==> flow/design.v <==
`timescale 1ns / 1ps
module Register #(parameter [15:0] RESET_VALUE = 16'h0000) (I, E, FunSel, Clock, Reset, Q);
    input wire [15:0] I;
    input wire E;
    input wire [2:0] FunSel;
    input wire Clock;
    input wire Reset;  
    output reg [15:0] Q;
    always @(posedge Clock) begin
        if (~Reset)
            Q <= RESET_VALUE;
        else if(E) begin
            case(FunSel)
                3'b000: Q <= Q - 16'd1;
                3'b001: Q <= Q + 16'd1;
                3'b010: Q <= I;
                3'b011: Q <= 16'b0;
                3'b100: Q <= {8'b0, I[7:0]};
                3'b101: Q[7:0] <= I[7:0];
                3'b110: Q[15:8] <= I[7:0];
                3'b111: Q[15:0] <= { {8{I[7]}}, I[7:0] };
            endcase
        end
    end
endmodule
`timescale 1ns / 1ps
module RegisterFile(I, OutASel, OutBSel, FunSel, RegSel, ScrSel, Clock, Reset, OutA, OutB);
    input wire [15:0] I;
    input wire [2:0] OutASel;
    input wire [2:0] OutBSel;
    input wire [2:0] FunSel;
    input wire [3:0] RegSel;
    input wire [3:0] ScrSel;
    input wire Clock;
    input wire Reset;
    output reg [15:0] OutA;
    output reg [15:0] OutB;
    wire [15:0] R1_Q, R2_Q, R3_Q, R4_Q;
    wire [15:0] S1_Q, S2_Q, S3_Q, S4_Q;
    Register R1(.I(I), .E(~RegSel[3]), .FunSel(FunSel), .Clock(Clock), .Reset(Reset), .Q(R1_Q));
    Register R2(.I(I), .E(~RegSel[2]), .FunSel(FunSel), .Clock(Clock), .Reset(Reset), .Q(R2_Q));
    Register R3(.I(I), .E(~RegSel[1]), .FunSel(FunSel), .Clock(Clock), .Reset(Reset), .Q(R3_Q));
    Register R4(.I(I), .E(~RegSel[0]), .FunSel(FunSel), .Clock(Clock), .Reset(Reset), .Q(R4_Q));
    Register S1(.I(I), .E(~ScrSel[3]), .FunSel(FunSel), .Clock(Clock), .Reset(Reset), .Q(S1_Q));
    Register S2(.I(I), .E(~ScrSel[2]), .FunSel(FunSel), .Clock(Clock), .Reset(Reset), .Q(S2_Q));
    Register S3(.I(I), .E(~ScrSel[1]), .FunSel(FunSel), .Clock(Clock), .Reset(Reset), .Q(S3_Q));
    Register S4(.I(I), .E(~ScrSel[0]), .FunSel(FunSel), .Clock(Clock), .Reset(Reset), .Q(S4_Q));
    always @(*) begin
        case(OutASel)
            3'b000: OutA = R1_Q;
            3'b001: OutA = R2_Q;
            3'b010: OutA = R3_Q;
            3'b011: OutA = R4_Q;
            3'b100: OutA = S1_Q;
            3'b101: OutA = S2_Q;
            3'b110: OutA = S3_Q;
            3'b111: OutA = S4_Q;
        endcase
        case(OutBSel)
            3'b000: OutB = R1_Q;
            3'b001: OutB = R2_Q;
            3'b010: OutB = R3_Q;
            3'b011: OutB = R4_Q;
            3'b100: OutB = S1_Q;
            3'b101: OutB = S2_Q;
            3'b110: OutB = S3_Q;
            3'b111: OutB = S4_Q;
        endcase
    end
endmodule
`timescale 1ns / 1ps
module AddressRegisterFile(I, OutCSel, OutDSel, FunSel, RegSel, Clock, Reset, OutC, OutD);
    input wire [15:0] I;
    input wire [1:0] OutCSel;
    input wire [1:0] OutDSel;
    input wire [2:0] FunSel;
    input wire [2:0] RegSel;
    input Clock;
    input Reset;
    output reg [15:0] OutC;
    output reg [15:0] OutD;
    wire [15:0] PC_Q, AR_Q, SP_Q;
    Register #(.RESET_VALUE(16'd0))   PC(.I(I), .E(~RegSel[2]), .FunSel(FunSel), .Clock(Clock), .Reset(Reset), .Q(PC_Q));
    Register #(.RESET_VALUE(16'd0))   AR(.I(I), .E(~RegSel[1]), .FunSel(FunSel), .Clock(Clock), .Reset(Reset), .Q(AR_Q));
    Register #(.RESET_VALUE(16'd255)) SP(.I(I), .E(~RegSel[0]), .FunSel(FunSel), .Clock(Clock), .Reset(Reset), .Q(SP_Q));
    always @(*) begin
        case(OutCSel)
            2'b00: OutC = PC_Q;
            2'b01: OutC = PC_Q;
            2'b10: OutC = AR_Q;
            2'b11: OutC = SP_Q;
        endcase
        case(OutDSel)
            2'b00: OutD = PC_Q;
            2'b01: OutD = PC_Q;
            2'b10: OutD = AR_Q;
            2'b11: OutD = SP_Q;
        endcase
    end
endmodule
`timescale 1ns / 1ps
module InstructionRegister(I, Write, LH, Clock, Reset, IROut, IRNext);
    input wire [7:0] I;
    input wire Write;
    input wire LH;
    input wire Clock;
    input wire Reset;
    output reg [15:0] IROut;
    output reg [15:0] IRNext;  
    always @(*) begin
        IRNext = IROut;
        if(Write) begin
            case(LH)
                1'b0: IRNext[7:0] = I;
                1'b1: IRNext[15:8] = I;
            endcase
        end
        if (~Reset)
            IRNext = 16'b0;
    end
    always @(posedge Clock) begin
        IROut <= IRNext;
    end
endmodule
`timescale 1ns / 1ps
module ArithmeticLogicUnit(A, B, FunSel, WF, Clock, Reset, ALUOut, FlagsOut, FlagsNext);
    input wire [15:0] A;
    input wire [15:0] B;
    input wire [4:0] FunSel;
    input wire WF;
    input wire Clock;
    input wire Reset;
    output reg [15:0] ALUOut;
    output reg [3:0] FlagsOut;  
    output reg [3:0] FlagsNext;  
    reg Z, C, N, O;
    reg [15:0] comp;  
    always @(*) begin
        C = 1'b0;
        N = 1'b0;
        O = 1'b0;
        comp = ~B;
        ALUOut = 16'b0;
        case(FunSel)
            5'b00000: ALUOut = {8'b0, A[7:0]};
            5'b00001: ALUOut = {8'b0, B[7:0]};
            5'b00010: ALUOut = {8'b0, ~A[7:0]};
            5'b00011: ALUOut = {8'b0, ~B[7:0]};
            5'b00100:  begin  
                ALUOut = 16'b0;
                {C, ALUOut[7:0]} = A[7:0] + B[7:0];
                    if ((~A[7] == ALUOut[7]) && (~B[7] == ALUOut[7]))
                       O = 1;
                   else
                       O = 0;
            end
            5'b00101:  begin  
                ALUOut = 16'b0;
                {C, ALUOut[7:0]} = A[7:0] + B[7:0] + FlagsOut[2];
                    if ((~A[7] == ALUOut[7]) && (~B[7] == ALUOut[7]))
                       O = 1;
                   else
                       O = 0;
            end
            5'b00110: begin  
                ALUOut = 16'b0;
                {C, ALUOut[7:0]} = A[7:0] + comp[7:0] + 1;
                if ((~A[7] == ALUOut[7]) && (B[7] == ALUOut[7]))
                    O = 1;
                else
                    O = 0;
            end
            5'b00111: ALUOut = {8'b0, A[7:0] & B[7:0]};
            5'b01000: ALUOut = {8'b0, A[7:0] | B[7:0]};
            5'b01001: ALUOut = {8'b0, A[7:0] ^ B[7:0]};
            5'b01010: ALUOut = {8'b0, ~(A[7:0] & B[7:0])};
            5'b01011: begin  
                ALUOut = {8'b0, A[6:0], 1'b0};
                C = A[7];
            end
            5'b01100: begin  
                ALUOut = {8'b0, 1'b0, A[7:1]};
                C = A[0];
            end
            5'b01101: begin  
                ALUOut = {8'b0, A[7], A[7:1]};
                C = A[0];
            end
            5'b01110: begin  
                C = A[7];
                ALUOut = {8'b0, A[6:0], FlagsOut[2]};
            end
            5'b01111: begin  
                C = A[0];
                ALUOut = {8'b0, FlagsOut[2], A[7:1]};
            end
            5'b10000: ALUOut = A;
            5'b10001: ALUOut = B;
            5'b10010: ALUOut = ~A;
            5'b10011: ALUOut = ~B;
            5'b10100: begin  
                {C, ALUOut} = A + B;
                if ((~A[15] == ALUOut[15]) && (~B[15] == ALUOut[15]))
                    O = 1;
                else
                    O = 0;
            end
            5'b10101: begin  
                {C, ALUOut} = A + B + FlagsOut[2];
                if ((~A[15] == ALUOut[15]) && (~B[15] == ALUOut[15]))
                    O = 1;
                else
                    O = 0;
            end
            5'b10110: begin  
                {C, ALUOut} = A + comp + 1;
                if ((~A[15] == ALUOut[15]) && (B[15] == ALUOut[15]))
                    O = 1;
                else
                    O = 0;
            end
            5'b10111: ALUOut = A & B;
            5'b11000: ALUOut = A | B;
            5'b11001: ALUOut = A ^ B;
            5'b11010: ALUOut = ~(A & B);
            5'b11011: begin  
                ALUOut = {A[14:0], 1'b0};
                C = A[15];
            end
            5'b11100: begin  
                ALUOut = {1'b0, A[15:1]};
                C = A[0];
            end
            5'b11101: begin  
                ALUOut = {A[15], A[15:1]};
                C = A[0];
            end
            5'b11110: begin  
                C = A[15];
                ALUOut = {A[14:0], FlagsOut[2]};
            end
            5'b11111: begin  
                C = A[0];
                ALUOut = {FlagsOut[2], A[15:1]};
            end
        endcase
        if ((FunSel[4] && ALUOut == 16'b0) || (~FunSel[4] && ALUOut[7:0] == 8'b0))
            Z = 1;
        else
            Z = 0;
        if ((FunSel != 5'b01101) && (FunSel != 5'b11101)) begin
            if ((FunSel[4] && ALUOut[15]) || (~FunSel[4] && ALUOut[7]))
                N = 1;
            else
                N = 0;
        end
    end
    always @(*) begin
        FlagsNext = FlagsOut;
        if(WF) begin
            case (FunSel[3:0])
                4'b0100: begin
                    FlagsNext[0] = O;
                    FlagsNext[2] = C;
                end
                4'b0101: begin
                    FlagsNext[0] = O;
                    FlagsNext[2] = C;
                end
                4'b0110: begin
                    FlagsNext[0] = O;
                    FlagsNext[2] = C;
                end
                4'b1011: FlagsNext[2] = C;
                4'b1100: FlagsNext[2] = C;
                4'b1101: FlagsNext[2] = C;
                4'b1110: FlagsNext[2] = C;
                4'b1111: FlagsNext[2] = C;
                default: ;
            endcase
            if ((FunSel != 5'b01101) && (FunSel != 5'b11101))
                FlagsNext[1] = N;
            FlagsNext[3] = Z;
        end
        if (~Reset)
            FlagsNext = 4'b0;
    end
    always @(posedge Clock) begin
        FlagsOut <= FlagsNext;
    end
endmodule
`timescale 1ns / 1ps
module ArithmeticLogicUnitSystem(
    RF_OutASel, RF_OutBSel, RF_FunSel, RF_RegSel, RF_ScrSel, ALU_FunSel, ALU_WF, ARF_OutCSel,
    ARF_OutDSel, ARF_FunSel, ARF_RegSel, IR_LH, IR_Write, Mem_WR, Mem_CS, MuxASel, MuxBSel, MuxCSel, Clock,
    Reset, MemData, Address, MuxCOut, IRNext, FlagsNext
    );
    input wire [2:0] RF_OutASel, RF_OutBSel, RF_FunSel;
    input wire [3:0] RF_RegSel, RF_ScrSel;
    input wire [4:0] ALU_FunSel;
    input wire ALU_WF;
    input wire [1:0] ARF_OutCSel, ARF_OutDSel;
    input wire [2:0] ARF_FunSel, ARF_RegSel;
    input wire IR_LH, IR_Write;
    input wire Mem_WR, Mem_CS;
    input wire [1:0] MuxASel, MuxBSel;
    input wire MuxCSel;
    input wire Clock;
    input wire Reset;
    input wire [7:0] MemData;
    output wire [15:0] Address;
    output reg [7:0] MuxCOut;
    output wire [15:0] IRNext;
    output wire [3:0] FlagsNext;
    reg [15:0] MuxAOut, MuxBOut;
    wire [15:0] OutA, OutB, OutC;
    wire [15:0] ALUOut;
    wire [15:0] IRFull;
    wire [7:0] IROut;
    wire [3:0] FlagsOut;
    wire [7:0] MemOut;
    assign MemOut = (~Mem_WR && ~Mem_CS) ? MemData : 8'h00;
    assign IROut = IRFull[7:0];
    RegisterFile RF(.I(MuxAOut), .OutASel(RF_OutASel), .OutBSel(RF_OutBSel), .FunSel(RF_FunSel),
        .RegSel(RF_RegSel), .ScrSel(RF_ScrSel), .Clock(Clock), .Reset(Reset), .OutA(OutA), .OutB(OutB));
    AddressRegisterFile ARF(.I(MuxBOut), .OutCSel(ARF_OutCSel), .OutDSel(ARF_OutDSel), .FunSel(ARF_FunSel),
        .RegSel(ARF_RegSel), .Clock(Clock), .Reset(Reset), .OutC(OutC), .OutD(Address));
    InstructionRegister IR(.I(MemOut), .Write(IR_Write), .LH(IR_LH), .Clock(Clock), .Reset(Reset),
        .IROut(IRFull), .IRNext(IRNext));
    ArithmeticLogicUnit ALU(.A(OutA), .B(OutB), .FunSel(ALU_FunSel), .WF(ALU_WF), .Clock(Clock), .Reset(Reset),
        .ALUOut(ALUOut), .FlagsOut(FlagsOut), .FlagsNext(FlagsNext));
    always @(*) begin
        case(MuxASel)
            2'b00: MuxAOut = ALUOut;
            2'b01: MuxAOut = OutC;
            2'b10: MuxAOut = {8'b0, MemOut};
            2'b11: MuxAOut = {8'b0, IROut};
        endcase
        case(MuxBSel)
            2'b00: MuxBOut = ALUOut;
            2'b01: MuxBOut = OutC;
            2'b10: MuxBOut = {8'b0, MemOut};
            2'b11: MuxBOut = {8'b0, IROut};
        endcase
        case(MuxCSel)
            1'b0: MuxCOut = ALUOut[7:0];
            1'b1: MuxCOut = ALUOut[15:8];
        endcase
    end
endmodule
`timescale 1ns / 1ps
module CPUSystem(Clock, Reset, T, Mem_Address, Mem_WData, Mem_RData, Mem_Read, Mem_Write);
    input wire Clock;
    input wire Reset;
    output wire [7:0] T;
    output wire [15:0] Mem_Address;
    output wire [7:0] Mem_WData;
    input wire [7:0] Mem_RData;
    output wire Mem_Read;
    output wire Mem_Write;
    reg [2:0] RF_OutASel, RF_OutBSel, RF_FunSel;
    reg [3:0] RF_RegSel, RF_ScrSel;
    reg [4:0] ALU_FunSel;
    reg ALU_WF;
    reg [1:0] ARF_OutCSel, ARF_OutDSel;
    reg [2:0] ARF_FunSel, ARF_RegSel;
    reg IR_LH, IR_Write;
    reg Mem_WR, Mem_CS;
    reg [1:0] MuxASel, MuxBSel;
    reg MuxCSel;
    reg [5:0] D;
    reg [1:0] RSEL;
    reg S;
    reg [2:0] DSTREG, SREG1, SREG2;
    reg [7:0] _T;
    reg [7:0] T_n;
    reg [2:0] q_RF_OutASel, q_RF_OutBSel, q_RF_FunSel;
    reg [3:0] q_RF_RegSel, q_RF_ScrSel;
    reg [4:0] q_ALU_FunSel;
    reg q_ALU_WF;
    reg [1:0] q_ARF_OutCSel, q_ARF_OutDSel;
    reg [2:0] q_ARF_FunSel, q_ARF_RegSel;
    reg q_IR_LH, q_IR_Write;
    reg q_Mem_WR, q_Mem_CS;
    reg [1:0] q_MuxASel, q_MuxBSel;
    reg q_MuxCSel;
    reg [5:0] q_D;
    reg [1:0] q_RSEL;
    reg q_S;
    reg [2:0] q_DSTREG, q_SREG1, q_SREG2;
    reg [7:0] q_T;
    reg [7:0] q_Tout;
    wire [15:0] IRNext;
    wire [3:0] FlagsNext;
    ArithmeticLogicUnitSystem _ALUSystem(.RF_OutASel(q_RF_OutASel), .RF_OutBSel(q_RF_OutBSel), .RF_FunSel(q_RF_FunSel),
        .RF_RegSel(q_RF_RegSel), .RF_ScrSel(q_RF_ScrSel), .ALU_FunSel(q_ALU_FunSel), .ALU_WF(q_ALU_WF), .ARF_OutCSel(q_ARF_OutCSel),
        .ARF_OutDSel(q_ARF_OutDSel), .ARF_FunSel(q_ARF_FunSel), .ARF_RegSel(q_ARF_RegSel), .IR_LH(q_IR_LH), .IR_Write(q_IR_Write),
        .Mem_WR(q_Mem_WR), .Mem_CS(q_Mem_CS), .MuxASel(q_MuxASel), .MuxBSel(q_MuxBSel), .MuxCSel(q_MuxCSel), .Clock(Clock),
        .Reset(Reset), .MemData(Mem_RData), .Address(Mem_Address), .MuxCOut(Mem_WData), .IRNext(IRNext), .FlagsNext(FlagsNext)
    );
    assign T = q_Tout;
    assign Mem_Read = ~q_Mem_CS & ~q_Mem_WR;
    assign Mem_Write = ~q_Mem_CS & q_Mem_WR;
    always @(posedge Clock) begin
        q_RF_OutASel <= RF_OutASel; q_RF_OutBSel <= RF_OutBSel; q_RF_FunSel <= RF_FunSel;
        q_RF_RegSel <= RF_RegSel; q_RF_ScrSel <= RF_ScrSel;
        q_ALU_FunSel <= ALU_FunSel; q_ALU_WF <= ALU_WF;
        q_ARF_OutCSel <= ARF_OutCSel; q_ARF_OutDSel <= ARF_OutDSel;
        q_ARF_FunSel <= ARF_FunSel; q_ARF_RegSel <= ARF_RegSel;
        q_IR_LH <= IR_LH; q_IR_Write <= IR_Write;
        q_Mem_WR <= Mem_WR; q_Mem_CS <= Mem_CS;
        q_MuxASel <= MuxASel; q_MuxBSel <= MuxBSel; q_MuxCSel <= MuxCSel;
        q_D <= D; q_RSEL <= RSEL; q_S <= S;
        q_DSTREG <= DSTREG; q_SREG1 <= SREG1; q_SREG2 <= SREG2;
        q_T <= _T; q_Tout <= T_n;
    end
    always @(*) begin
        RF_OutASel = q_RF_OutASel; RF_OutBSel = q_RF_OutBSel; RF_FunSel = q_RF_FunSel;
        RF_RegSel = q_RF_RegSel; RF_ScrSel = q_RF_ScrSel;
        ALU_FunSel = q_ALU_FunSel; ALU_WF = q_ALU_WF;
        ARF_OutCSel = q_ARF_OutCSel; ARF_OutDSel = q_ARF_OutDSel;
        ARF_FunSel = q_ARF_FunSel; ARF_RegSel = q_ARF_RegSel;
        IR_LH = q_IR_LH; IR_Write = q_IR_Write;
        Mem_WR = q_Mem_WR; Mem_CS = q_Mem_CS;
        MuxASel = q_MuxASel; MuxBSel = q_MuxBSel; MuxCSel = q_MuxCSel;
        D = q_D; RSEL = q_RSEL; S = q_S;
        DSTREG = q_DSTREG; SREG1 = q_SREG1; SREG2 = q_SREG2;
        _T = q_T; T_n = q_Tout;
        if (~Reset) begin
            RF_OutASel = 3'b0; RF_OutBSel = 3'b0; RF_FunSel = 3'b0;
            ALU_FunSel = 5'b0; ALU_WF = 1'b0;
            ARF_OutCSel = 2'b0; ARF_OutDSel = 2'b0; ARF_FunSel = 3'b0;
            IR_LH = 1'b0; Mem_WR = 1'b0;
            MuxASel = 2'b0; MuxBSel = 2'b0; MuxCSel = 1'b0;
            D = 6'b0; RSEL = 2'b0; S = 1'b0;
            DSTREG = 3'b0; SREG1 = 3'b0; SREG2 = 3'b0;
            T_n = 8'd0;
            _T = 8'd1;
            IR_Write = 1'b0;
            Mem_CS = 1'b1;
            resetSel();
        end
        else begin
            case (_T)
                8'd1: begin
                    T_n = _T;
                    RF_RegSel = 4'b1111;
                    RF_ScrSel = 4'b1111;
                    Mem_CS = 1'b0;
                    Mem_WR = 1'b0;
                    IR_Write = 1'b1;
                    IR_LH = 1'b0;
                    ARF_OutDSel = 2'b00;
                    ARF_RegSel = 3'b011;
                    ARF_FunSel = 3'b001;
                    _T = 8'd2;
                end
                8'd2: begin
                    T_n = _T;
                    IR_LH = 1'b1;
                    _T = 8'd4;
                end
                8'd4: begin
                    T_n = _T;
                    IR_Write = 1'b0;
                    resetSel();
                    decode(IRNext);
                    case (D)
                        6'h00: branch_1();
                        6'h01: begin
                            if (~FlagsNext[3])
                                branch_1();
                            else _T =  8'd1;
                        end
                        6'h02: begin
                            if (FlagsNext[3])
                                branch_1();
                            else _T =  8'd1;
                        end
                        6'h03: begin
                            inc_dec_sp(1'b0);
                            _T = 8'd8;
                        end
                        6'h04: push_1();
                        6'h05: inc_dec_1();
                        6'h06: inc_dec_1();
                        6'h07: one_sreg_1();
                        6'h08: one_sreg_1();
                        6'h09: one_sreg_1();
                        6'h0A: one_sreg_1();
                        6'h0B: one_sreg_1();
                        6'h0C: two_sreg_1();
                        6'h0D: two_sreg_1();
                        6'h0E: one_sreg_1();
                        6'h0F: two_sreg_1();
                        6'h10: two_sreg_1();
                        6'h11: mov(1'b1);
                        6'h12: ldr_1();
                        6'h13: str_1();
                        6'h14: mov(1'b0);
                        6'h15: two_sreg_1();
                        6'h16: two_sreg_1();
                        6'h17: two_sreg_1();
                        6'h18: one_sreg_1();
                        6'h19: two_sreg_1();
                        6'h1A: two_sreg_1();
                        6'h1B: two_sreg_1();
                        6'h1C: two_sreg_1();
                        6'h1D: two_sreg_1();
                        6'h1E: branch_1();
                        6'h1F: begin
                            inc_dec_sp(1'b0);
                            _T = 8'd8;
                        end
                        6'h20: ldrim();
                        6'h21: strim_1();
                    endcase
                end
                8'd8: begin
                    T_n = _T;
                    resetSel();
                    case (D)
                        6'h00: branch_2();
                        6'h01: branch_2();
                        6'h02: branch_2();
                        6'h03: pop_1();
                        6'h04: push_2();
                        6'h05: inc_dec_2(3'b001);
                        6'h06: inc_dec_2(3'b000);
                        6'h07: one_sreg_2(5'b11011, 1'b0);
                        6'h08: one_sreg_2(5'b11100, 1'b0);
                        6'h09: one_sreg_2(5'b11101, 1'b0);
                        6'h0A: one_sreg_2(5'b11110, 1'b0);
                        6'h0B: one_sreg_2(5'b11111, 1'b0);
                        6'h0C: two_sreg_2();
                        6'h0D: two_sreg_2();
                        6'h0E: one_sreg_2(5'b10010, 1'b0);
                        6'h0F: two_sreg_2();
                        6'h10: two_sreg_2();
                        6'h12: ldr_2();
                        6'h13: str_2();
                        6'h15: two_sreg_2();
                        6'h16: two_sreg_2();
                        6'h17: two_sreg_2();
                        6'h18: one_sreg_2(5'b10000, S);
                        6'h19: two_sreg_2();
                        6'h1A: two_sreg_2();
                        6'h1B: two_sreg_2();
                        6'h1C: two_sreg_2();
                        6'h1D: two_sreg_2();
                        6'h1E: bx_1();
                        6'h1F: bl_1();
                        6'h21: strim_2();
                    endcase
                end
                8'd16: begin
                    T_n = _T;
                    resetSel();
                    case (D)
                        6'h00: branch_3();
                        6'h01: branch_3();
                        6'h02: branch_3();
                        6'h03: pop_2();
                        6'h0C: two_sreg_3(5'b10111, 1'b0);
                        6'h0D: two_sreg_3(5'b11000, 1'b0);
                        6'h0F: two_sreg_3(5'b11001, 1'b0);
                        6'h10: two_sreg_3(5'b11010, 1'b0);
                        6'h15: two_sreg_3(5'b10100, 1'b0);
                        6'h16: two_sreg_3(5'b10101, 1'b0);
                        6'h17: two_sreg_3(5'b10110, 1'b0);
                        6'h19: two_sreg_3(5'b10100, S);
                        6'h1A: two_sreg_3(5'b10110, S);
                        6'h1B: two_sreg_3(5'b10111, S);
                        6'h1C: two_sreg_3(5'b11000, S);
                        6'h1D: two_sreg_3(5'b11001, S);
                        6'h1E: bx_2();
                        6'h1F: bl_2();
                        6'h21: strim_3();
                    endcase
                end
                8'd32: begin
                    T_n = _T;
                    resetSel();
                    case (D)
                        6'h1E: bx_3();
                        6'h1F: bl_3();
                        6'h21: strim_4();
                    endcase
                end
                 8'd64: begin
                    T_n = _T;
                    resetSel();
                    case (D)
                        6'h21: begin
                            strim_5();
                        end
                    endcase
                end
                default: resetSel();
            endcase
        end
    end
    task decode (input [15:0] IR);
    begin
        D = IR[15:10];
        RSEL = IR[9:8];
        S = IR[9];
        DSTREG = IR[8:6];
        SREG1 = IR[5:3];
        SREG2 = IR[2:0];
    end
    endtask
    task resetSel ();
    begin
        Mem_CS = 1'b1;
        ARF_RegSel = 3'b111;
        RF_RegSel = 4'b1111;
        RF_ScrSel = 4'b1111;
    end
    endtask
    task branch_1 ();
    begin
        ARF_OutCSel = 2'b00;  
        MuxASel = 2'b01;  
        RF_ScrSel = 4'b0111;  
        RF_FunSel = 3'b010;
        _T = 8'd8;
        end
    endtask
    task branch_2 ();
    begin
        MuxASel = 2'b11;  
        RF_ScrSel = 4'b1011;  
        RF_FunSel = 3'b111;
        _T = 8'd16;
    end
    endtask
    task branch_3 ();
    begin
        RF_OutASel = 3'b100;  
        RF_OutBSel = 3'b101;  
        MuxBSel = 2'b00;
        ARF_RegSel = 3'b011;  
        ARF_FunSel = 3'b010;
        ALU_FunSel = 5'b10100;
        ALU_WF = 1'b0;
        _T = 8'd1;
    end
    endtask
    task inc_dec_sp (input id);
    begin
        ARF_RegSel = 3'b110;  
        ARF_FunSel = id ? 3'b000 : 3'b001;
    end
    endtask
    task  pop_1 ();
    begin
        Mem_CS = 1'b0;
        Mem_WR = 1'b0;  
        ARF_OutDSel = 2'b11;  
        MuxASel = 2'b10;  
        case (RSEL)
            2'b00: RF_RegSel = 4'b0111;  
            2'b01: RF_RegSel = 4'b1011;  
            2'b10: RF_RegSel = 4'b1101;  
            2'b11: RF_RegSel = 4'b1110;  
        endcase
        RF_FunSel = 3'b100;
        inc_dec_sp(1'b0);
        _T = 8'd16;
    end
    endtask
    task pop_2 ();
    begin
        Mem_CS = 1'b0;
        Mem_WR = 1'b0;  
        ARF_OutDSel = 2'b11;  
        MuxASel = 2'b10;  
        case (RSEL)
            2'b00: RF_RegSel = 4'b0111;  
            2'b01: RF_RegSel = 4'b1011;  
            2'b10: RF_RegSel = 4'b1101;  
            2'b11: RF_RegSel = 4'b1110;  
        endcase
        RF_FunSel = 3'b110;
        _T = 8'd1;
    end
    endtask
    task push_1 ();
    begin
        Mem_CS = 1'b0;
        Mem_WR = 1'b1;  
        ARF_OutDSel = 2'b11;  
        RF_OutASel = {1'b0, RSEL};
        MuxCSel = 1'b1;  
        ALU_FunSel = 5'b10000;
        ALU_WF = 1'b0;
        inc_dec_sp(1'b1);
        _T = 8'd8;
    end
    endtask
    task push_2 ();
    begin
        Mem_CS = 1'b0;
        Mem_WR = 1'b1;  
        ARF_OutDSel = 2'b11;  
        RF_OutASel = {1'b0, RSEL};
        MuxCSel = 1'b0;  
        ALU_FunSel = 5'b10000;
        ALU_WF = 1'b0;
        inc_dec_sp(1'b1);
        _T = 8'd1;
    end
    endtask
    task inc_dec_1 ();
    begin
        if (DSTREG[2]) begin
            case (DSTREG)
                3'b100: RF_RegSel = 4'b0111;  
                3'b101: RF_RegSel = 4'b1011;  
                3'b110: RF_RegSel = 4'b1101;  
                3'b111: RF_RegSel = 4'b1110;  
            endcase
            RF_FunSel = 3'b010;
        end
        else begin
            case (DSTREG)
                3'b000: ARF_RegSel = 3'b011;  
                3'b001: ARF_RegSel = 3'b011;  
                3'b010: ARF_RegSel = 3'b110;  
                3'b011: ARF_RegSel = 3'b101;  
            endcase
            ARF_FunSel = 3'b010;
        end
        if (SREG1[2]) begin
            RF_OutASel = {1'b0, SREG1[1:0]};
            ALU_FunSel = 5'b10000;
            ALU_WF = 1'b0;
            if (DSTREG[2])
                MuxASel = 2'b00;  
            else
                MuxBSel = 2'b00;  
        end
        else begin
            case (SREG1)
                3'b000: ARF_OutCSel = 2'b00;  
                3'b001: ARF_OutCSel = 2'b00;  
                3'b010: ARF_OutCSel = 2'b11;  
                3'b011: ARF_OutCSel = 2'b10;  
            endcase
            if (DSTREG[2])
                MuxASel = 2'b01;  
            else
                MuxBSel = 2'b01;  
        end
        _T = 8'd8;
    end
    endtask
    task inc_dec_2 (input [2:0] opcode);
    begin
        if (DSTREG[2]) begin
            case (DSTREG)
                3'b100: RF_RegSel = 4'b0111;  
                3'b101: RF_RegSel = 4'b1011;  
                3'b110: RF_RegSel = 4'b1101;  
                3'b111: RF_RegSel = 4'b1110;  
            endcase
            RF_FunSel = opcode;
        end
        else begin
            case (DSTREG)
                3'b000: ARF_RegSel = 3'b011;  
                3'b001: ARF_RegSel = 3'b011;  
                3'b010: ARF_RegSel = 3'b110;  
                3'b011: ARF_RegSel = 3'b101;  
            endcase
            ARF_FunSel = opcode;
        end
        _T = 8'd1;
    end
    endtask
    task one_sreg_1 ();
    begin
        if (~SREG1[2]) begin
            case (SREG1)
                3'b000: ARF_OutCSel = 2'b00;  
                3'b001: ARF_OutCSel = 2'b00;  
                3'b010: ARF_OutCSel = 2'b11;  
                3'b011: ARF_OutCSel = 2'b10;  
            endcase
            RF_ScrSel = 4'b0111;  
            MuxASel = 2'b01;  
            RF_FunSel = 3'b010;
        end
        _T = 8'd8;
    end
    endtask
    task one_sreg_2 (input [4:0] opcode, input s);
    begin
        if (SREG1[2])
            RF_OutASel = {1'b0, SREG1[1:0]};
        else
            RF_OutASel = 3'b100;  
        if (DSTREG[2]) begin
            case (DSTREG)
                3'b100: RF_RegSel = 4'b0111;  
                3'b101: RF_RegSel = 4'b1011;  
                3'b110: RF_RegSel = 4'b1101;  
                3'b111: RF_RegSel = 4'b1110;  
            endcase
            RF_FunSel = 3'b010;
            MuxASel = 2'b00;  
        end
        else begin
            case (DSTREG)
                3'b000: ARF_RegSel = 3'b011;  
                3'b001: ARF_RegSel = 3'b011;  
                3'b010: ARF_RegSel = 3'b110;  
                3'b011: ARF_RegSel = 3'b101;  
            endcase
            ARF_FunSel = 3'b010;
            MuxBSel = 2'b00;  
        end
        ALU_FunSel = opcode;
        ALU_WF = s;
        _T = 8'd1;
    end
    endtask
    task two_sreg_1 ();
    begin
        if (~SREG1[2]) begin
            case (SREG1)
                3'b000: ARF_OutCSel = 2'b00;  
                3'b001: ARF_OutCSel = 2'b00;  
                3'b010: ARF_OutCSel = 2'b11;  
                3'b011: ARF_OutCSel = 2'b10;  
            endcase
            RF_ScrSel = 4'b0111;  
            MuxASel = 2'b01;  
            RF_FunSel = 3'b010;
        end
        _T = 8'd8;
    end
    endtask
    task two_sreg_2 ();
    begin
       if (~SREG2[2]) begin
            case (SREG2)
                3'b000: ARF_OutCSel = 2'b00;  
                3'b001: ARF_OutCSel = 2'b00;  
                3'b010: ARF_OutCSel = 2'b11;  
                3'b011: ARF_OutCSel = 2'b10;  
            endcase
            RF_ScrSel = 4'b1011;  
            MuxASel = 2'b01;  
            RF_FunSel = 3'b010;
        end
        _T = 8'd16;
    end
    endtask
    task two_sreg_3 (input [4:0] opcode, input s);
    begin
        if (SREG1[2]) 
            RF_OutASel = {1'b0, SREG1[1:0]};
        else
            RF_OutASel = 3'b100;  
        if (SREG2[2])
            RF_OutBSel = {1'b0, SREG2[1:0]};
        else
            RF_OutBSel = 3'b101;  
        if (DSTREG[2]) begin
            case (DSTREG)
                3'b100: RF_RegSel = 4'b0111;  
                3'b101: RF_RegSel = 4'b1011;  
                3'b110: RF_RegSel = 4'b1101;  
                3'b111: RF_RegSel = 4'b1110;  
            endcase
            RF_FunSel = 3'b010;
            MuxASel = 2'b00;  
        end
        else begin
            case (DSTREG)
                3'b000: ARF_RegSel = 3'b011;  
                3'b001: ARF_RegSel = 3'b011;  
                3'b010: ARF_RegSel = 3'b110;  
                3'b011: ARF_RegSel = 3'b101;  
            endcase
            ARF_FunSel = 3'b010;
            MuxBSel = 2'b00;  
        end
        ALU_FunSel = opcode;
        ALU_WF = s;
        _T = 8'd1;
    end
    endtask
    task mov (input lh);
    begin
        case(RSEL)
            2'b00: RF_RegSel = 4'b0111;  
            2'b01: RF_RegSel = 4'b1011;  
            2'b10: RF_RegSel = 4'b1101;  
            2'b11: RF_RegSel = 4'b1110;  
        endcase
        RF_FunSel = lh ? 3'b110 : 3'b101;
        MuxASel = 2'b11;  
        _T = 8'd1;
    end
    endtask
    task ldr_1 ();
    begin
        Mem_CS = 1'b0;
        Mem_WR = 1'b0;  
        ARF_OutDSel = 2'b10;  
        MuxASel = 2'b10;  
        case (RSEL)
            2'b00: RF_RegSel = 4'b0111;  
            2'b01: RF_RegSel = 4'b1011;  
            2'b10: RF_RegSel = 4'b1101;  
            2'b11: RF_RegSel = 4'b1110;  
        endcase
        RF_FunSel = 3'b100;
        inc_dec_sp(1'b0);
        _T = 8'd8;
    end
    endtask
    task ldr_2 ();
    begin
        Mem_CS = 1'b0;
        Mem_WR = 1'b0;  
        ARF_OutDSel = 2'b10;  
        MuxASel = 2'b10;  
        case (RSEL)
            2'b00: RF_RegSel = 4'b0111;  
            2'b01: RF_RegSel = 4'b1011;  
            2'b10: RF_RegSel = 4'b1101;  
            2'b11: RF_RegSel = 4'b1110;  
        endcase
        RF_FunSel = 3'b110;
        inc_dec_sp(1'b1);
        _T = 8'd1;
    end
    endtask
    task str_1 ();
    begin
        Mem_CS = 1'b0;
        Mem_WR = 1'b1;  
        ARF_OutDSel = 2'b10;  
        RF_OutASel = {1'b0, RSEL};
        MuxCSel = 1'b0;  
        ALU_FunSel = 5'b10000;
        ALU_WF = 1'b0;
        inc_dec_sp(1'b0);
        _T = 8'd8;
    end
    endtask
    task str_2 ();
    begin
        Mem_CS = 1'b0;
        Mem_WR = 1'b1;  
        ARF_OutDSel = 2'b10;  
        RF_OutASel = {1'b0, RSEL};
        MuxCSel = 1'b1;  
        ALU_FunSel = 5'b10000;
        ALU_WF = 1'b0;
        inc_dec_sp(1'b1);
        _T = 8'd1;
    end
    endtask
    task bx_1 ();
    begin
        Mem_CS = 1'b0;
        Mem_WR = 1'b1;  
        ARF_OutDSel = 2'b11;  
        RF_OutASel = 3'b100;  
        MuxCSel = 1'b1;  
        ALU_FunSel = 5'b10000;
        ALU_WF = 1'b0;
        inc_dec_sp(1'b1);
        _T = 8'd16;
    end
    endtask
    task bx_2 ();
    begin
        Mem_CS = 1'b0;
        Mem_WR = 1'b1;  
        ARF_OutDSel = 2'b11;  
        RF_OutASel = 3'b100;  
        MuxCSel = 1'b0;  
        ALU_FunSel = 5'b10000;
        ALU_WF = 1'b0;
        inc_dec_sp(1'b1);
        _T = 8'd32;
    end
    endtask
    task bx_3 ();
    begin
        ARF_RegSel = 3'b011;  
        ARF_FunSel = 3'b010;
        RF_OutASel = {1'b0, RSEL};
        MuxBSel = 2'b00;  
        ALU_FunSel = 5'b10000;
        ALU_WF = 1'b0;
        _T = 8'd1;
    end
    endtask
    task bl_1 ();
    begin
        Mem_CS = 1'b0;
        Mem_WR = 1'b0;  
        ARF_OutDSel = 2'b11;  
        MuxBSel = 2'b10;  
        RF_ScrSel = 4'b0111;  
        RF_FunSel = 3'b100;
        inc_dec_sp(1'b0);
        _T = 8'd16;
    end
    endtask
    task bl_2 ();
    begin
        Mem_CS = 1'b0;
        Mem_WR = 1'b0;  
        ARF_OutDSel = 2'b11;  
        MuxBSel = 2'b10;  
        RF_ScrSel = 4'b0111;  
        RF_FunSel = 3'b110;
        _T = 8'd32;
    end
    endtask
    task bl_3 ();
    begin
        ARF_RegSel = 3'b011;  
        ARF_FunSel = 3'b010;
        RF_OutASel = 3'b100;  
        MuxBSel = 2'b00;  
        ALU_FunSel = 5'b10000;
        ALU_WF = 1'b0;
        _T = 8'd1;
    end
    endtask
    task ldrim ();
    begin
        case (RSEL)
            2'b00: RF_RegSel = 4'b0111;  
            2'b01: RF_RegSel = 4'b1011;  
            2'b10: RF_RegSel = 4'b1101;  
            2'b11: RF_RegSel = 4'b1110;  
        endcase
        RF_FunSel = 3'b100;
        MuxASel = 2'b11;  
        _T = 8'd1;
    end
    endtask
    task strim_1 ();
    begin
        RF_ScrSel = 4'b0111;  
        RF_FunSel = 3'b010;
        ARF_OutCSel = 2'b10;  
        MuxASel = 2'b01;  
        _T = 8'd8;
    end
    endtask
    task strim_2 ();
    begin
        RF_ScrSel = 4'b1011;  
        RF_FunSel = 3'b010;
        MuxASel = 2'b11;  
        _T = 8'd16;
    end
    endtask
    task strim_3 ();
    begin
        RF_OutASel = 3'b100;  
        RF_OutBSel = 3'b101;  
        ALU_FunSel = 5'b10100;
        ALU_WF = 1'b0;
        ARF_RegSel = 3'b101;  
        ARF_FunSel = 3'b010;
        MuxBSel = 2'b00;  
        _T = 8'd32;
    end
    endtask
    task strim_4 ();
    begin
        Mem_CS = 1'b0;
        Mem_WR = 1'b1;  
        ARF_OutDSel = 2'b10;  
        RF_OutASel = {1'b0, RSEL};
        MuxCSel = 1'b0;  
        ALU_FunSel = 5'b10000;
        ALU_WF = 1'b0;
        ARF_RegSel = 3'b101;  
        ARF_FunSel = 3'b001;
        _T = 8'd64;
    end
    endtask
    task strim_5 ();
    begin
        Mem_CS = 1'b0;
        Mem_WR = 1'b1;  
        ARF_OutDSel = 2'b10;  
        RF_OutASel = {1'b0, RSEL};
        MuxCSel = 1'b1;  
        ALU_FunSel = 5'b10000;
        ALU_WF = 1'b0;
        ARF_RegSel = 3'b101;  
        ARF_FunSel = 3'b001;
        _T = 8'd1;
    end
    endtask
endmodule
# Step by step through the tools: CPUSystem
# Each step is given for the RTL above and for the edited RTL.
# Lines under "orig" count in the file above, lines under "edited" in the edited file.
# "diff": "edited" minus "orig" as printed here.
# Cell names lack the library's common part.
# The mark n/a stands for no value.
[setup] design="CPUSystem" clock="Clock" library="sky130hd" corner="tt_025C_1v80"

# Diff
# Unified diff, file above to edited file.
# A script made this edit. It changes what the design does and was not meant as an optimisation.
# begin of diff
@@ -214,5 +214,5 @@
             end
             5'b10110: begin  
-                {C, ALUOut} = A + comp + 1;
+                {C, ALUOut} = A + comp ^ 1;
                 if ((~A[15] == ALUOut[15]) && (B[15] == ALUOut[15]))
                     O = 1;
# end of diff

# Word level
# Counts by Yosys on the flattened word-level netlist (proc, flatten, opt, wreduce; memories kept). Register bits leave out memories and registers merged into their read ports (data or address). Print and check cells are left out.
[op_classes] element="add_sub_neg" orig=30 edited=29 diff=-1
[op_classes] element="n_eq" orig=245 edited=245 diff=0
[op_classes] element="mux" orig=187 edited=187 diff=0
[op_classes] element="logic" orig=34 edited=35 diff=1
[op_classes] element="reduce_and_logical" orig=153 edited=153 diff=0
[op_table] op="NOT 1 bit" orig=20 edited=21 diff=1
[op_table] op="adder 17 x 1 -> 17 bit (second input constant)" orig=1 edited=0 diff=-1
# Unchanged operator kinds not shown: 133.
[bits] element="ff_bits" orig=272 edited=272 diff=0
[bits] element="input_bits" orig=10 edited=10 diff=0
[bits] element="out_inout_bits" orig=34 edited=34 diff=0
[bits] element="elab_cells" orig=700 edited=700 diff=0

# Depth
# Depth = most cells in a row (Yosys ltp): at word level without a register or memory, in the mapped netlist without a sequential cell, where the memories' decode and read muxes count.
[logic_depth] element="depth_word" orig=15 edited=15 diff=0
[logic_depth] element="ABC_AREA" orig="0" edited="0"
[logic_depth] element="ltp_mapped" orig=24 edited=24 diff=0
[logic_depth] element="depth_no_buf" orig=20 edited=21 diff=1

# Synthesis result
# The flow's flattened synthesis, as Yosys stat reports it; memories are mapped. The netlist is that of the ABC_AREA named above (0 if unset); the other value can give another one.
[types] type="nor2_1" orig=325 edited=356 diff=31
[types] type="a21oi_1" orig=311 edited=286 diff=-25
[types] type="xnor2_1" orig=85 edited=61 diff=-24
[types] type="nor4_1" orig=17 edited=40 diff=23
[types] type="nand3b_1" orig=9 edited=29 diff=20
[types] type="nor3_1" orig=98 edited=117 diff=19
[types] type="nand3_1" orig=152 edited=137 diff=-15
[types] type="nand2_1" orig=408 edited=394 diff=-14
[types] type="o21ai_0" orig=295 edited=309 diff=14
[types] type="a211oi_1" orig=47 edited=60 diff=13
[types] type="o221ai_1" orig=41 edited=52 diff=11
[types] type="nor2b_1" orig=34 edited=44 diff=10
[types] type="buf_4" orig=17 edited=7 diff=-10
[types] type="a2bb2oi_1" orig=13 edited=23 diff=10
[types] type="or3_1" orig=71 edited=62 diff=-9
[types] type="inv_1" orig=111 edited=103 diff=-8
[types] type="a31oi_1" orig=62 edited=54 diff=-8
[types] type="and4_1" orig=4 edited=12 diff=8
# Unchanged cell types not shown: 11.
# Not every row of either side is listed.
[mapped] element="mapped_cells" orig=3582 edited=3701 diff=119
[mapped] element="synth_area_um2" orig=24265.8 edited=25010.2 diff=744.4
[mapped] element="seqArea_um2" orig=4744.6 edited=4744.6 diff=0.0
[mapped] element="ff_cells" orig=237 edited=237 diff=0
[mapped] element="buf_cells" orig=352 edited=353 diff=1
# By module: a second synthesis without flattening, with its own total; a netlist apart from the flattened one above.
[unflattened] element="cells_unflattened" orig=4835 edited=4920 diff=85
[unflattened] element="hier_area_um2" orig=34669.5 edited=34754.6 diff=85.1
# Each row is one instance without its submodules.
[modules_orig] module="Register" instances=8 cells=247 mod_area_um2=1790.5 mod_seq_area_um2=320.3
[modules_orig] module="CPUSystem" instances=1 cells=785 mod_area_um2=5557.8 mod_seq_area_um2=1401.3
[modules_orig] module="ArithmeticLogicUnit" instances=1 cells=749 mod_area_um2=4997.3 mod_seq_area_um2=80.1
[modules_orig] module="Register (RESET_VALUE=0)" instances=2 cells=247 mod_area_um2=1790.5 mod_seq_area_um2=320.3
[modules_orig] module="RegisterFile" instances=1 cells=308 mod_area_um2=2135.8 mod_seq_area_um2=0.0
[modules_orig] module="Register (RESET_VALUE=255)" instances=1 cells=277 mod_area_um2=1883.1 mod_seq_area_um2=320.3
[modules_orig] module="ArithmeticLogicUnitSystem" instances=1 cells=75 mod_area_um2=868.3 mod_seq_area_um2=0.0
[modules_orig] module="AddressRegisterFile" instances=1 cells=109 mod_area_um2=701.9 mod_seq_area_um2=0.0
[modules_orig] module="InstructionRegister" instances=1 cells=62 mod_area_um2=620.6 mod_seq_area_um2=320.3
[modules_edited] module="Register" instances=8 cells=255 mod_area_um2=1791.7 mod_seq_area_um2=320.3
[modules_edited] module="CPUSystem" instances=1 cells=785 mod_area_um2=5557.8 mod_seq_area_um2=1401.3
[modules_edited] module="ArithmeticLogicUnit" instances=1 cells=770 mod_area_um2=5072.4 mod_seq_area_um2=80.1
[modules_edited] module="Register (RESET_VALUE=0)" instances=2 cells=247 mod_area_um2=1790.5 mod_seq_area_um2=320.3
[modules_edited] module="RegisterFile" instances=1 cells=308 mod_area_um2=2135.8 mod_seq_area_um2=0.0
[modules_edited] module="Register (RESET_VALUE=255)" instances=1 cells=277 mod_area_um2=1883.1 mod_seq_area_um2=320.3
[modules_edited] module="ArithmeticLogicUnitSystem" instances=1 cells=75 mod_area_um2=868.3 mod_seq_area_um2=0.0
[modules_edited] module="AddressRegisterFile" instances=1 cells=109 mod_area_um2=701.9 mod_seq_area_um2=0.0
[modules_edited] module="InstructionRegister" instances=1 cells=62 mod_area_um2=620.6 mod_seq_area_um2=320.3

# Worst setup path after synthesis
# Source: OpenSTA report_checks on the synthesized netlist (no wires, ideal clock, input and output delay 20% of the period each), path of least setup slack; recovery checks are left aside. Register names are those of the netlist, which keeps one name where synthesis merged equal registers.
[synth_timing] element="path_kind" orig="reg-to-output" edited="reg-to-output"
[synth_timing] element="start" orig="register q_RF_OutBSel[2]" edited="register q_RF_OutBSel[2]"
[synth_timing] element="end" orig="output Mem_WData[7]" edited="output Mem_WData[7]"
[synth_timing] element="tclk_ps" orig=12000 edited=12000 diff=0
[synth_timing] element="launch_ps" orig=0 edited=0 diff=0
[synth_timing] element="t_arrival_ps" orig=3925 edited=4542 diff=617
[synth_timing] element="required_time_ps" orig=9600 edited=9600 diff=0
[synth_timing] element="slack_ps" orig=5675 edited=5058 diff=-617
[synth_timing] element="delay_ps" orig=3925 edited=4542 diff=617
[synth_timing] element="stages" orig=19 edited=18 diff=-1
[synth_timing] element="n_path_buf" orig=3 edited=3 diff=0
[synth_timing] element="synth_period_reached_ps" orig=6325 edited=6942 diff=617
# "delay_ps" is the arrival time less input delay plus setup time.
# A path that ends at an output port has no setup time.
# "stages": output pins that drive a net of the path, with the launching flip-flop's if there is one; two outputs of one cell count as two.
# "synth_period_reached_ps" = period - worst setup slack (recovery checks aside). The figure is calculated, with input and output delays left at 20% of the set period.
# Between the ends stands the longest chain of elaborated cells between them, by number of cells; it is not shown to be the way that was timed. Of several equally long chains one is given.
# A line is the first line of the expression or statement that the cell stems from. Yosys adds cells for indexed reads and writes and turns some case tables into memories.
[synth_via_orig] cell_sequence="dfxtp_1 > buf_4 > nor2b_1 > buf_6 > a22o_1 > a221o_1 > o21a_1 > ha_1 > buf_2 > inv_1 > a221oi_2 > nand4_1 > a31o_1 > a311oi_2 > or3_1 > a21oi_1 > or4_1 > a21oi_2 > mux2i_1" elab_chain_cells=7
[synth_lines_orig] element="start: declaration" line_no=377 text="reg [2:0] q_RF_OutASel, q_RF_OutBSel, q_RF_FunSel;"
[synth_lines_orig] element="start: assignment" line_no=405 text="q_RF_OutASel <= RF_OutASel; q_RF_OutBSel <= RF_OutBSel; q_RF_FunSel <= RF_FunSel;"
[synth_lines_orig] element="== test 3 bit" line_no=59 text="case(OutBSel)"
[synth_lines_orig] element="case mux 16 bit (select 8 bit)" line_no=59
[synth_lines_orig] element="NOT 16 bit" line_no=142 text="comp = ~B;"
[synth_lines_orig] element="adder 16 x 16 -> 17 bit" line_no=216 text="{C, ALUOut} = A + comp + 1;"
[synth_lines_orig] element="adder 17 x 1 -> 17 bit" line_no=216
[synth_lines_orig] element="case mux 8 bit (select 16 bit)" line_no=144 text="case(FunSel)"
[synth_lines_orig] element="case mux 8 bit (select 2 bit)" line_no=345 text="case(MuxCSel)"
[synth_lines_orig] element="end: declaration" line_no=357 text="output wire [7:0] Mem_WData;"
[synth_via_edited] cell_sequence="dfxtp_1 > buf_2 > buf_4 > buf_2 > a21oi_1 > a21oi_1 > o21ai_0 > a21boi_0 > inv_1 > fa_1 > xnor2_1 > and3_1 > or3b_1 > or4_1 > nor4_1 > xor2_1 > a211oi_1 > a21oi_1" elab_chain_cells=7
[synth_lines_edited] element="start: declaration" line_no=377 text="reg [2:0] q_RF_OutASel, q_RF_OutBSel, q_RF_FunSel;"
[synth_lines_edited] element="start: assignment" line_no=405 text="q_RF_OutASel <= RF_OutASel; q_RF_OutBSel <= RF_OutBSel; q_RF_FunSel <= RF_FunSel;"
[synth_lines_edited] element="== test 3 bit" line_no=59 text="case(OutBSel)"
[synth_lines_edited] element="case mux 16 bit (select 8 bit)" line_no=59
[synth_lines_edited] element="NOT 16 bit" line_no=142 text="comp = ~B;"
[synth_lines_edited] element="adder 8 x 8 -> 9 bit" line_no=167 text="{C, ALUOut[7:0]} = A[7:0] + comp[7:0] + 1;"
[synth_lines_edited] element="adder 9 x 1 -> 9 bit" line_no=167
[synth_lines_edited] element="case mux 8 bit (select 26 bit)" line_no=144 text="case(FunSel)"
[synth_lines_edited] element="case mux 8 bit (select 2 bit)" line_no=345 text="case(MuxCSel)"
[synth_lines_edited] element="end: declaration" line_no=357 text="output wire [7:0] Mem_WData;"

# Path in the finished layout
# From the final timing report of the runs of pair 1: the path of least setup slack in the routed layout; clock arrival at registers is part of the times.
# The report prints the path's times to 10 ps; the period is as set.
[layout_timing] element="path_kind" orig="reg-to-output" edited="reg-to-output"
[layout_timing] element="start" orig="register q_RF_OutASel[2]" edited="register q_RF_OutASel[1]"
[layout_timing] element="end" orig="output Mem_WData[7]" edited="output Mem_WData[7]"
[layout_timing] element="tclk_ps" orig=9200 edited=9200 diff=0
[layout_timing] element="launch_ps" orig=580 edited=610 diff=30
[layout_timing] element="t_arrival_ps" orig=6630 edited=6800 diff=170
[layout_timing] element="required_time_ps" orig=7360 edited=7360 diff=0
[layout_timing] element="slack_ps" orig=730 edited=560 diff=-170
[layout_timing] element="stages" orig=17 edited=18 diff=1
[layout_timing] element="n_path_buf" orig=1 edited=2 diff=1
# Between the ends stands the longest chain of elaborated cells between them, by number of cells; it is not shown to be the way that was timed. Of several equally long chains one is given.
[layout_via_orig] cell_sequence="dfxtp_2 > nor2b_1 > a221oi_1 > o22ai_1 > inv_1 > ha_1 > inv_1 > a21oi_1 > nand4_1 > a31o_1 > a311oi_2 > or3_1 > a21oi_1 > or4_1 > a21oi_2 > mux2i_1 > clkdlybuf4s50_1" elab_chain_cells=6
[layout_lines_orig] element="start: declaration" line_no=377 text="reg [2:0] q_RF_OutASel, q_RF_OutBSel, q_RF_FunSel;"
[layout_lines_orig] element="start: assignment" line_no=405 text="q_RF_OutASel <= RF_OutASel; q_RF_OutBSel <= RF_OutBSel; q_RF_FunSel <= RF_FunSel;"
[layout_lines_orig] element="== test 3 bit" line_no=49 text="case(OutASel)"
[layout_lines_orig] element="case mux 16 bit (select 8 bit)" line_no=49
[layout_lines_orig] element="adder 16 x 16 -> 17 bit" line_no=216 text="{C, ALUOut} = A + comp + 1;"
[layout_lines_orig] element="adder 17 x 1 -> 17 bit" line_no=216
[layout_lines_orig] element="case mux 8 bit (select 16 bit)" line_no=144 text="case(FunSel)"
[layout_lines_orig] element="case mux 8 bit (select 2 bit)" line_no=345 text="case(MuxCSel)"
[layout_lines_orig] element="end: declaration" line_no=357 text="output wire [7:0] Mem_WData;"
[layout_via_edited] cell_sequence="dfxtp_1 > buf_4 > nand2b_1 > o221ai_1 > o21ai_1 > inv_1 > ha_1 > inv_1 > fa_1 > xnor2_1 > and3_1 > or3b_1 > or4_1 > nor4_1 > xor2_1 > a211oi_2 > a21oi_1 > clkdlybuf4s50_1" elab_chain_cells=6
[layout_lines_edited] element="start: declaration" line_no=377 text="reg [2:0] q_RF_OutASel, q_RF_OutBSel, q_RF_FunSel;"
[layout_lines_edited] element="start: assignment" line_no=405 text="q_RF_OutASel <= RF_OutASel; q_RF_OutBSel <= RF_OutBSel; q_RF_FunSel <= RF_FunSel;"
[layout_lines_edited] element="== test 3 bit" line_no=49 text="case(OutASel)"
[layout_lines_edited] element="case mux 16 bit (select 8 bit)" line_no=49
[layout_lines_edited] element="adder 16 x 16 -> 17 bit" line_no=209 text="{C, ALUOut} = A + B + FlagsOut[2];"
[layout_lines_edited] element="adder 17 x 1 -> 17 bit" line_no=209
[layout_lines_edited] element="case mux 8 bit (select 16 bit)" line_no=144 text="case(FunSel)"
[layout_lines_edited] element="case mux 8 bit (select 2 bit)" line_no=345 text="case(MuxCSel)"
[layout_lines_edited] element="end: declaration" line_no=357 text="output wire [7:0] Mem_WData;"

# Measured runs
# Runs of the flow (Yosys, OpenROAD) on both versions; the two runs of a pair have the same settings. The constraints put input and output delay at 20% of the set period each and load the outputs with 0.01 pF.
[flow_settings_pair_1] CORE_UTILIZATION=40 period_ns=9.2 CAP_MARGIN=20 CORE_MARGIN=2 SLEW_MARGIN=20
[results_pair_1] element="post_synth_area_um2" orig=24265.8 edited=25010.2 diff=744.4
[results_pair_1] element="design_die_area_um2" orig=62650.1 edited=64541.4 diff=1891.3
[results_pair_1] element="post_route_stdcell_area_um2" orig=25748.4 edited=26600.5 diff=852.1
[results_pair_1] element="post_route_util_pct" orig=42.8 edited=43.1 diff=0.3
[results_pair_1] element="final_setup_ws_ps" orig=734 edited=559 diff=-175
[results_pair_1] element="fin_hold_ws_ps" orig=454 edited=464 diff=10
[results_pair_1] element="total_power_w" orig=0.004456 edited=0.004532 diff=0.000076
# By "total_power_w" is meant OpenSTA's value without simulated activity: inputs other than the clock are taken to toggle once in ten clock periods, and the tool carries that through the logic.
